==> flow/design.v <==
`timescale 1ns / 100ps
module Cordic(clk,rst,phase_step,xin,yin,xout,yout);
parameter IN_WIDTH	= 16; 
parameter EXTRA_BITS	= 6; 
localparam WI			= IN_WIDTH;
localparam WXY			= IN_WIDTH+EXTRA_BITS; 
localparam STG			= WXY; 
input clk;
input rst; 
input signed  [31:0]    phase_step; 
input signed  [WI-1:0]  xin,yin;
output signed [WXY-1:0] xout,yout;
wire signed [31:0] atan_table [0:31];
                 assign atan_table[00] = 32'b0010_0000_0000_0000_0000_0000_0000_0000;
						assign atan_table[01] = 32'b0001_0010_1110_0100_0000_0101_0001_1110;
						assign atan_table[02] = 32'b0000_1001_1111_1011_0011_1000_0101_1011;
						assign atan_table[03] = 32'b0000_0101_0001_0001_0001_0001_1101_0100;
						assign atan_table[04] = 32'b0000_0010_1000_1011_0000_1101_0100_0011;
						assign atan_table[05] = 32'b0000_0001_0100_0101_1101_0111_1110_0001;
						assign atan_table[06] = 32'b0000_0000_1010_0010_1111_0110_0001_1110;
						assign atan_table[07] = 32'b0000_0000_0101_0001_0111_1100_0101_0101;
						assign atan_table[08] = 32'b0000_0000_0010_1000_1011_1110_0101_0011;
						assign atan_table[09] = 32'b0000_0000_0001_0100_0101_1111_0010_1111;
						assign atan_table[10] = 32'b0000_0000_0000_1010_0010_1111_1001_1000;
						assign atan_table[11] = 32'b0000_0000_0000_0101_0001_0111_1100_1100;
						assign atan_table[12] = 32'b0000_0000_0000_0010_1000_1011_1110_0110;
						assign atan_table[13] = 32'b0000_0000_0000_0001_0100_0101_1111_0011;
						assign atan_table[14] = 32'b0000_0000_0000_0000_1010_0010_1111_1010;
						assign atan_table[15] = 32'b0000_0000_0000_0000_0101_0001_0111_1101;
						assign atan_table[16] = 32'b0000_0000_0000_0000_0010_1000_1011_1110;
						assign atan_table[17] = 32'b0000_0000_0000_0000_0001_0100_0101_1111;
						assign atan_table[18] = 32'b0000_0000_0000_0000_0000_1010_0011_0000;
						assign atan_table[19] = 32'b0000_0000_0000_0000_0000_0101_0001_1000;
						assign atan_table[20] = 32'b0000_0000_0000_0000_0000_0010_1000_1100;
						assign atan_table[21] = 32'b0000_0000_0000_0000_0000_0001_0100_0110;
						assign atan_table[22] = 32'b0000_0000_0000_0000_0000_0000_1010_0011;
						assign atan_table[23] = 32'b0000_0000_0000_0000_0000_0000_0101_0001;
						assign atan_table[24] = 32'b0000_0000_0000_0000_0000_0000_0010_1001;
						assign atan_table[25] = 32'b0000_0000_0000_0000_0000_0000_0001_0100;
						assign atan_table[26] = 32'b0000_0000_0000_0000_0000_0000_0000_1010;
						assign atan_table[27] = 32'b0000_0000_0000_0000_0000_0000_0000_0101;
						assign atan_table[28] = 32'b0000_0000_0000_0000_0000_0000_0000_0011;
						assign atan_table[29] = 32'b0000_0000_0000_0000_0000_0000_0000_0010;
						assign atan_table[30] = 32'b0000_0000_0000_0000_0000_0000_0000_0001;
						assign atan_table[31] = 32'b0000_0000_0000_0000_0000_0000_0000_0000;
reg signed [WXY-1:0] X [0:STG-1];
reg signed [WXY-1:0] Y [0:STG-1];
reg signed [31:0]    Z [0:STG-1]; 
reg [31:0] phase_acc;
wire [1:0]  quadrant = phase_acc [31:30]; 
wire signed [WI-1:0] nxin,nyin;
assign nxin = -xin;
assign nyin = -yin;
always @(posedge clk)
	begin
		case(quadrant)
			2'b00,2'b11: 
				begin  
					X[0] <= {xin[WI-1],xin}<<{EXTRA_BITS-1};
					Y[0] <= {yin[WI-1],yin}<<{EXTRA_BITS-1};
					Z[0] <= phase_acc ;
				end
			2'b01:
				begin
					X[0] <= {nyin[WI-1],nyin}<<{EXTRA_BITS-1};
					Y[0] <= {xin[WI-1],xin}<<{EXTRA_BITS-1};
					Z[0] <= {2'b00,phase_acc[29:0]}; 
				end
			2'b10:
				begin
					X[0] <= {yin[WI-1],yin}<<{EXTRA_BITS-1};
					Y[0] <= {nxin[WI-1],nxin}<<{EXTRA_BITS-1};
					Z[0] <= {2'b11,phase_acc[29:0]};
				end
			default:;
		endcase
		if(rst) phase_acc<=32'd0; else phase_acc<=phase_acc+phase_step;
	end
genvar i;
generate
	for(i=0;i<(STG-1);i=i+1)
	begin:ITERATION
	wire z_sign;
	wire signed [WXY-1:0] x_shr,y_shr;
	assign x_shr=X[i]>>>i;
	assign y_shr=Y[i]>>>i;
	assign z_sign=Z[i][31];
	always @ (posedge clk)
			begin
				X[i+1] <= z_sign?(X[i]+y_shr):(X[i]-y_shr);
				Y[i+1] <= z_sign?(Y[i]-x_shr):(Y[i]+x_shr);
				Z[i+1] <= z_sign?(Z[i]+atan_table[i]):(Z[i]-atan_table[i]);
				end
	end
endgenerate
assign xout	=	X[STG-1];
assign yout	=	Y[STG-1];
endmodule
# ---- Reports on Cordic
# What the tools print for Cordic, step after step.
# Lines are those of the file above, counted from 1.
# Operators carry their Yosys type and port widths (W data, S select, Z words).
# A cell with - has no value.
dict set report inputs {
  top_module {Cordic}
  clock {clk}
  cell_library {sky130hd}
  pvt_corner {tt_025C_1v80}
}

# ---- Word level
# Source: Yosys, flattened and elaborated. Widths are those after wreduce; folded enables and synchronous resets count as part of the registers. Registers that Yosys merges into a memory's read port (data or address) are not register bits. Print and check cells do not count. Equal cells are merged and count once.
dict set report word_totals {
  regBits 1672
  in_bits 66
  output_inout_bits 44
  wordCells 262
}
dict set report op_classes {
  addsub 126
  equal 3
  n_mux 65
  n_reduce_logical 2
}
# operator n
set ops {}
lappend ops {{$mux W22} 42}
lappend ops {{$mux W32} 20}
lappend ops {{$pmux W22 S3} 2}
lappend ops {{$pmux W32 S3} 1}
lappend ops {{$add A22 B10 Y22} 2}
lappend ops {{$sub A22 B10 Y22} 2}
lappend ops {{$add A22 B11 Y22} 2}
lappend ops {{$sub A22 B11 Y22} 2}
lappend ops {{$add A22 B12 Y22} 2}
lappend ops {{$sub A22 B12 Y22} 2}
lappend ops {{$add A22 B13 Y22} 2}
lappend ops {{$sub A22 B13 Y22} 2}
lappend ops {{$add A22 B14 Y22} 2}
lappend ops {{$sub A22 B14 Y22} 2}
lappend ops {{$add A22 B15 Y22} 2}
lappend ops {{$sub A22 B15 Y22} 2}
lappend ops {{$add A22 B16 Y22} 2}
lappend ops {{$sub A22 B16 Y22} 2}
lappend ops {{$add A22 B17 Y22} 2}
lappend ops {{$sub A22 B17 Y22} 2}
lappend ops {{$add A22 B18 Y22} 2}
lappend ops {{$sub A22 B18 Y22} 2}
lappend ops {{$add A22 B19 Y22} 2}
lappend ops {{$sub A22 B19 Y22} 2}
lappend ops {{$add A22 B2 Y22} 2}
lappend ops {{$sub A22 B2 Y22} 2}
lappend ops {{$add A22 B20 Y22} 2}
lappend ops {{$sub A22 B20 Y22} 2}
# Not listed: further kinds 64, cells in them 83.

# ---- Longest topological paths
# Depth = most cells in a row (Yosys ltp): at word level without a register or memory, in the mapped netlist without a sequential cell, where the memories' decode and read muxes count.
dict set report depth {
  word_depth 3
  ABC_AREA 0
  depth_mapped 20
  ltp_nobuf 19
}

# ---- After synthesis
# The flow's flattened synthesis, as Yosys stat reports it; memories are mapped. The netlist is that of the ABC_AREA named above (0 if unset); the other value can give another one.
# Totals and module areas in this step are rounded.
# cell_type n type_area_um2
set by_type {}
lappend by_type {sky130_fd_sc_hd__dfxtp_1 1598 3.2E+04}
lappend by_type {sky130_fd_sc_hd__ha_1 1596 2E+04}
lappend by_type {sky130_fd_sc_hd__xnor2_1 1120 9.81E+03}
lappend by_type {sky130_fd_sc_hd__a21oi_1 1338 6.7E+03}
lappend by_type {sky130_fd_sc_hd__a21o_1 623 4.68E+03}
lappend by_type {sky130_fd_sc_hd__xor2_1 516 4.52E+03}
lappend by_type {sky130_fd_sc_hd__nor2_1 930 3.49E+03}
lappend by_type {sky130_fd_sc_hd__o21ai_0 596 2.98E+03}
lappend by_type {sky130_fd_sc_hd__inv_1 645 2.42E+03}
lappend by_type {sky130_fd_sc_hd__nand2_1 588 2.21E+03}
lappend by_type {sky130_fd_sc_hd__o21a_1 214 1.61E+03}
lappend by_type {sky130_fd_sc_hd__nor3_1 303 1.52E+03}
lappend by_type {sky130_fd_sc_hd__o21bai_1 194 1.46E+03}
lappend by_type {sky130_fd_sc_hd__nand2b_1 199 1.24E+03}
lappend by_type {sky130_fd_sc_hd__fa_1 59 1.18E+03}
lappend by_type {sky130_fd_sc_hd__nor2b_1 189 1.18E+03}
lappend by_type {sky130_fd_sc_hd__nand3_1 208 1.04E+03}
lappend by_type {sky130_fd_sc_hd__a211oi_1 97 728.198}
# Other cell types: 78; their cells: 1565.
dict set report mapped {
  mapped_cells 12578
  mapped_area_um2 110000
  seqArea_um2 32000
  ff_cells 1598
  buffers 177
}

# ---- Worst setup path after synthesis
# OpenSTA on the mapped netlist: ideal clock, no wires. The path of least setup slack (recovery checks aside). Input and output delay are each 20% of the period. Register names are those of the netlist, which keeps one name where synthesis merged equal registers.
dict set report synth_path {
  kind {register to register}
  startpoint {register Z[17][31]}
  endpoint {register X[18][20]}
  period_ns 5.0
  setup_ns 0.072
  launch_ns 0.000
  arrival_time_ns 4.121
  t_required_ns 4.928
  slack_ns 0.807
  path_delay_ns 4.193
  stages 17
  n_path_buf 2
  period_less_setup_slack_ns 4.193
}
# "path_delay_ns" is the arrival time less input delay plus setup time.
# "stages": output pins that drive a net of the path, with the launching flip-flop's if there is one; two outputs of one cell count as two.
# "period_less_setup_slack_ns" is the clock period less the worst setup slack; recovery checks do not enter. This is arithmetic on one report: input and output delays are still those of the set period (20% each).
# The rows between start and end are the longest chain of elaborated cells between them; the timing report does not say that the signal goes this way. Where chains are equally long, one stands for them.
# A line is the first line of the expression or statement that the cell stems from. Yosys adds cells for indexed reads and writes and turns some case tables into memories.
dict set report synth_via {
  cell_sequence {sky130_fd_sc_hd__dfxtp_1 -> sky130_fd_sc_hd__clkbuf_1 -> sky130_fd_sc_hd__inv_1 -> sky130_fd_sc_hd__clkbuf_1 -> sky130_fd_sc_hd__nor2_1 -> sky130_fd_sc_hd__a21oi_1 -> sky130_fd_sc_hd__ha_1 -> sky130_fd_sc_hd__a21o_1 -> sky130_fd_sc_hd__a21o_1 -> sky130_fd_sc_hd__a21o_1 -> sky130_fd_sc_hd__o311ai_2 -> sky130_fd_sc_hd__a21oi_1 -> sky130_fd_sc_hd__o31a_1 -> sky130_fd_sc_hd__a311o_1 -> sky130_fd_sc_hd__a31o_1 -> sky130_fd_sc_hd__a21oi_1 -> sky130_fd_sc_hd__xnor2_1}
  elab_chain_len 1
  cone_cells 1
  cone_lines 1
  cone_classes {mux: 1}
}
# item line_no
set synth_rtl {}
lappend synth_rtl {{start: declaration} 48} ;# reg signed [31:0]    Z [0:STG-1];
lappend synth_rtl {{start: assignment} 92} ;# Z[i+1] <= z_sign?(Z[i]+atan_table[i]):(Z[i]-atan_table[i]);
lappend synth_rtl {{$mux W22} 90} ;# X[i+1] <= z_sign?(X[i]+y_shr):(X[i]-y_shr);
lappend synth_rtl {{end: assignment} 90}
lappend synth_rtl {{end: declaration} 46} ;# reg signed [WXY-1:0] X [0:STG-1];

# ---- Path in the finished layout
# Path of least setup slack in the final report of run 1 (OpenROAD, finished layout, wires in). Where an end is a register, its clock arrival counts in the times.
dict set report layout_path {
  kind {register to register}
  startpoint {register Y[3][5]}
  endpoint {register X[4][21]}
  period_ns 5.0
  setup_ns 0.06
  launch_ns 0.86
  arrival_time_ns 5.41
  t_required_ns 5.79
  slack_ns 0.37
  stages 15
  n_path_buf 0
}
# The rows between start and end are the longest chain of elaborated cells between them; the timing report does not say that the signal goes this way. Where chains are equally long, one stands for them.
dict set report layout_via {
  cell_sequence {sky130_fd_sc_hd__dfxtp_1 -> sky130_fd_sc_hd__nor3_1 -> sky130_fd_sc_hd__nor4bb_1 -> sky130_fd_sc_hd__nor3b_1 -> sky130_fd_sc_hd__nor2_1 -> sky130_fd_sc_hd__xnor2_1 -> sky130_fd_sc_hd__ha_1 -> sky130_fd_sc_hd__a21oi_1 -> sky130_fd_sc_hd__nand2_1 -> sky130_fd_sc_hd__o221ai_1 -> sky130_fd_sc_hd__o21bai_1 -> sky130_fd_sc_hd__nor3_1 -> sky130_fd_sc_hd__o21bai_1 -> sky130_fd_sc_hd__a21oi_1 -> sky130_fd_sc_hd__xnor2_1}
  elab_chain_len 2
  cone_cells 3
  cone_lines 1
  cone_classes {add/sub: 2; mux: 1}
}
# item line_no
set layout_rtl {}
lappend layout_rtl {{start: declaration} 47} ;# reg signed [WXY-1:0] Y [0:STG-1];
lappend layout_rtl {{start: assignment} 91} ;# Y[i+1] <= z_sign?(Y[i]-x_shr):(Y[i]+x_shr);
lappend layout_rtl {{$sub A22 B19 Y22} 90} ;# X[i+1] <= z_sign?(X[i]+y_shr):(X[i]-y_shr);
lappend layout_rtl {{$mux W22} 90}
lappend layout_rtl {{end: assignment} 90}
lappend layout_rtl {{end: declaration} 46} ;# reg signed [WXY-1:0] X [0:STG-1];

Add stored flow runs of Cordic

Module Cordic, platform sky130hd: 2 stored runs of the flow (Yosys, OpenROAD) with differing settings, in no particular order. Input and output delays are each 20% of the period that was set; the output load is 0.01 pF.
"achieved_clock_period_ns" = clock period - worst setup slack. The figure is calculated, with input and output delays left at 20% of the set period.
"worstPathTime_ns" = time allowed to the worst setup path (clock period - input delay - output delay, where it has them) - its slack; a late launch clock adds to it, a late capture clock takes from it.
The results are shown rounded.

# run 1
==> flow/run.sh <==
#!/bin/bash
# the make line also repeats the synthesis and layout settings of config.mk as NAME=value (left out here)
make -C /OpenROAD-flow-scripts/flow DESIGN_CONFIG=/design/flow/config.mk WORK_HOME=/design/flow/orfs CLKGATE_MAP_FILE= finish
==> flow/config.mk <==
export PLATFORM = sky130hd
export DESIGN_NAME = Cordic
export DESIGN_NICKNAME = Cordic
export VERILOG_FILES = /design/flow/design.v
export SDC_FILE = /design/flow/constraint.sdc
export NUM_CORES = 4
export LEC_CHECK = 0
export ABC_AREA = 0
export CAP_MARGIN = 20
export CORE_ASPECT_RATIO = 0.89
export CORE_MARGIN = 5
export CORE_UTILIZATION = 42
export GPL_TIMING_DRIVEN = 1
export HOLD_SLACK_MARGIN = 0.11
export MAX_ROUTING_LAYER = met4
export MIN_ROUTING_LAYER = met2
export PLACE_DENSITY = 0.38
export SLEW_MARGIN = 15
export TNS_END_PERCENT = 75
==> flow/constraint.sdc <==
create_clock -name core_clock -period 5.0 [get_ports {clk}]
set_input_delay 1.0000 -clock core_clock [delete_from_list [all_inputs] [get_ports {clk}]]
set_output_delay 1.0000 -clock core_clock [all_outputs]
set_load 0.01 [all_outputs]

==> run 1: results <==
post_synth_area_um2=110000
achieved_clock_period_ns=4.627
total_die_area_um2=273000
worstPathTime_ns=4.63
critical_path_type="register to register"
worst_hold_slack_ns=0.320
post_route_stdcell_area_um2=122000
timing.setup.ws_ns=0.373

# run 2
==> flow/run.sh <==
#!/bin/bash
# the make line also repeats the synthesis and layout settings of config.mk as NAME=value (left out here)
make -C /OpenROAD-flow-scripts/flow DESIGN_CONFIG=/design/flow/config.mk WORK_HOME=/design/flow/orfs CLKGATE_MAP_FILE= finish
==> flow/config.mk <==
export PLATFORM = sky130hd
export DESIGN_NAME = Cordic
export DESIGN_NICKNAME = Cordic
export VERILOG_FILES = /design/flow/design.v
export SDC_FILE = /design/flow/constraint.sdc
export NUM_CORES = 4
export LEC_CHECK = 0
export ABC_AREA = 1
export CAP_MARGIN = 5
export CELL_PAD_IN_SITES_DETAIL_PLACEMENT = 0
export CELL_PAD_IN_SITES_GLOBAL_PLACEMENT = 3
export CORE_MARGIN = 2
export CORE_UTILIZATION = 40
export CTS_CLUSTER_DIAMETER = 160
export CTS_CLUSTER_SIZE = 18
export GPL_TIMING_DRIVEN = 0
export HOLD_SLACK_MARGIN = 0.28
export MAX_ROUTING_LAYER = met4
export MIN_ROUTING_LAYER = met1
export PLACE_DENSITY_LB_ADDON = 0.27
export SETUP_SLACK_MARGIN = -0.23
export SLEW_MARGIN = 35
export TNS_END_PERCENT = 55
==> flow/constraint.sdc <==
create_clock -name core_clock -period 7.64 [get_ports {clk}]
set_input_delay 1.5280 -clock core_clock [delete_from_list [all_inputs] [get_ports {clk}]]
set_output_delay 1.5280 -clock core_clock [all_outputs]
set_load 0.01 [all_outputs]

==> run 2: results <==
outcome="did not finish, placement stopped with FLW-0024"
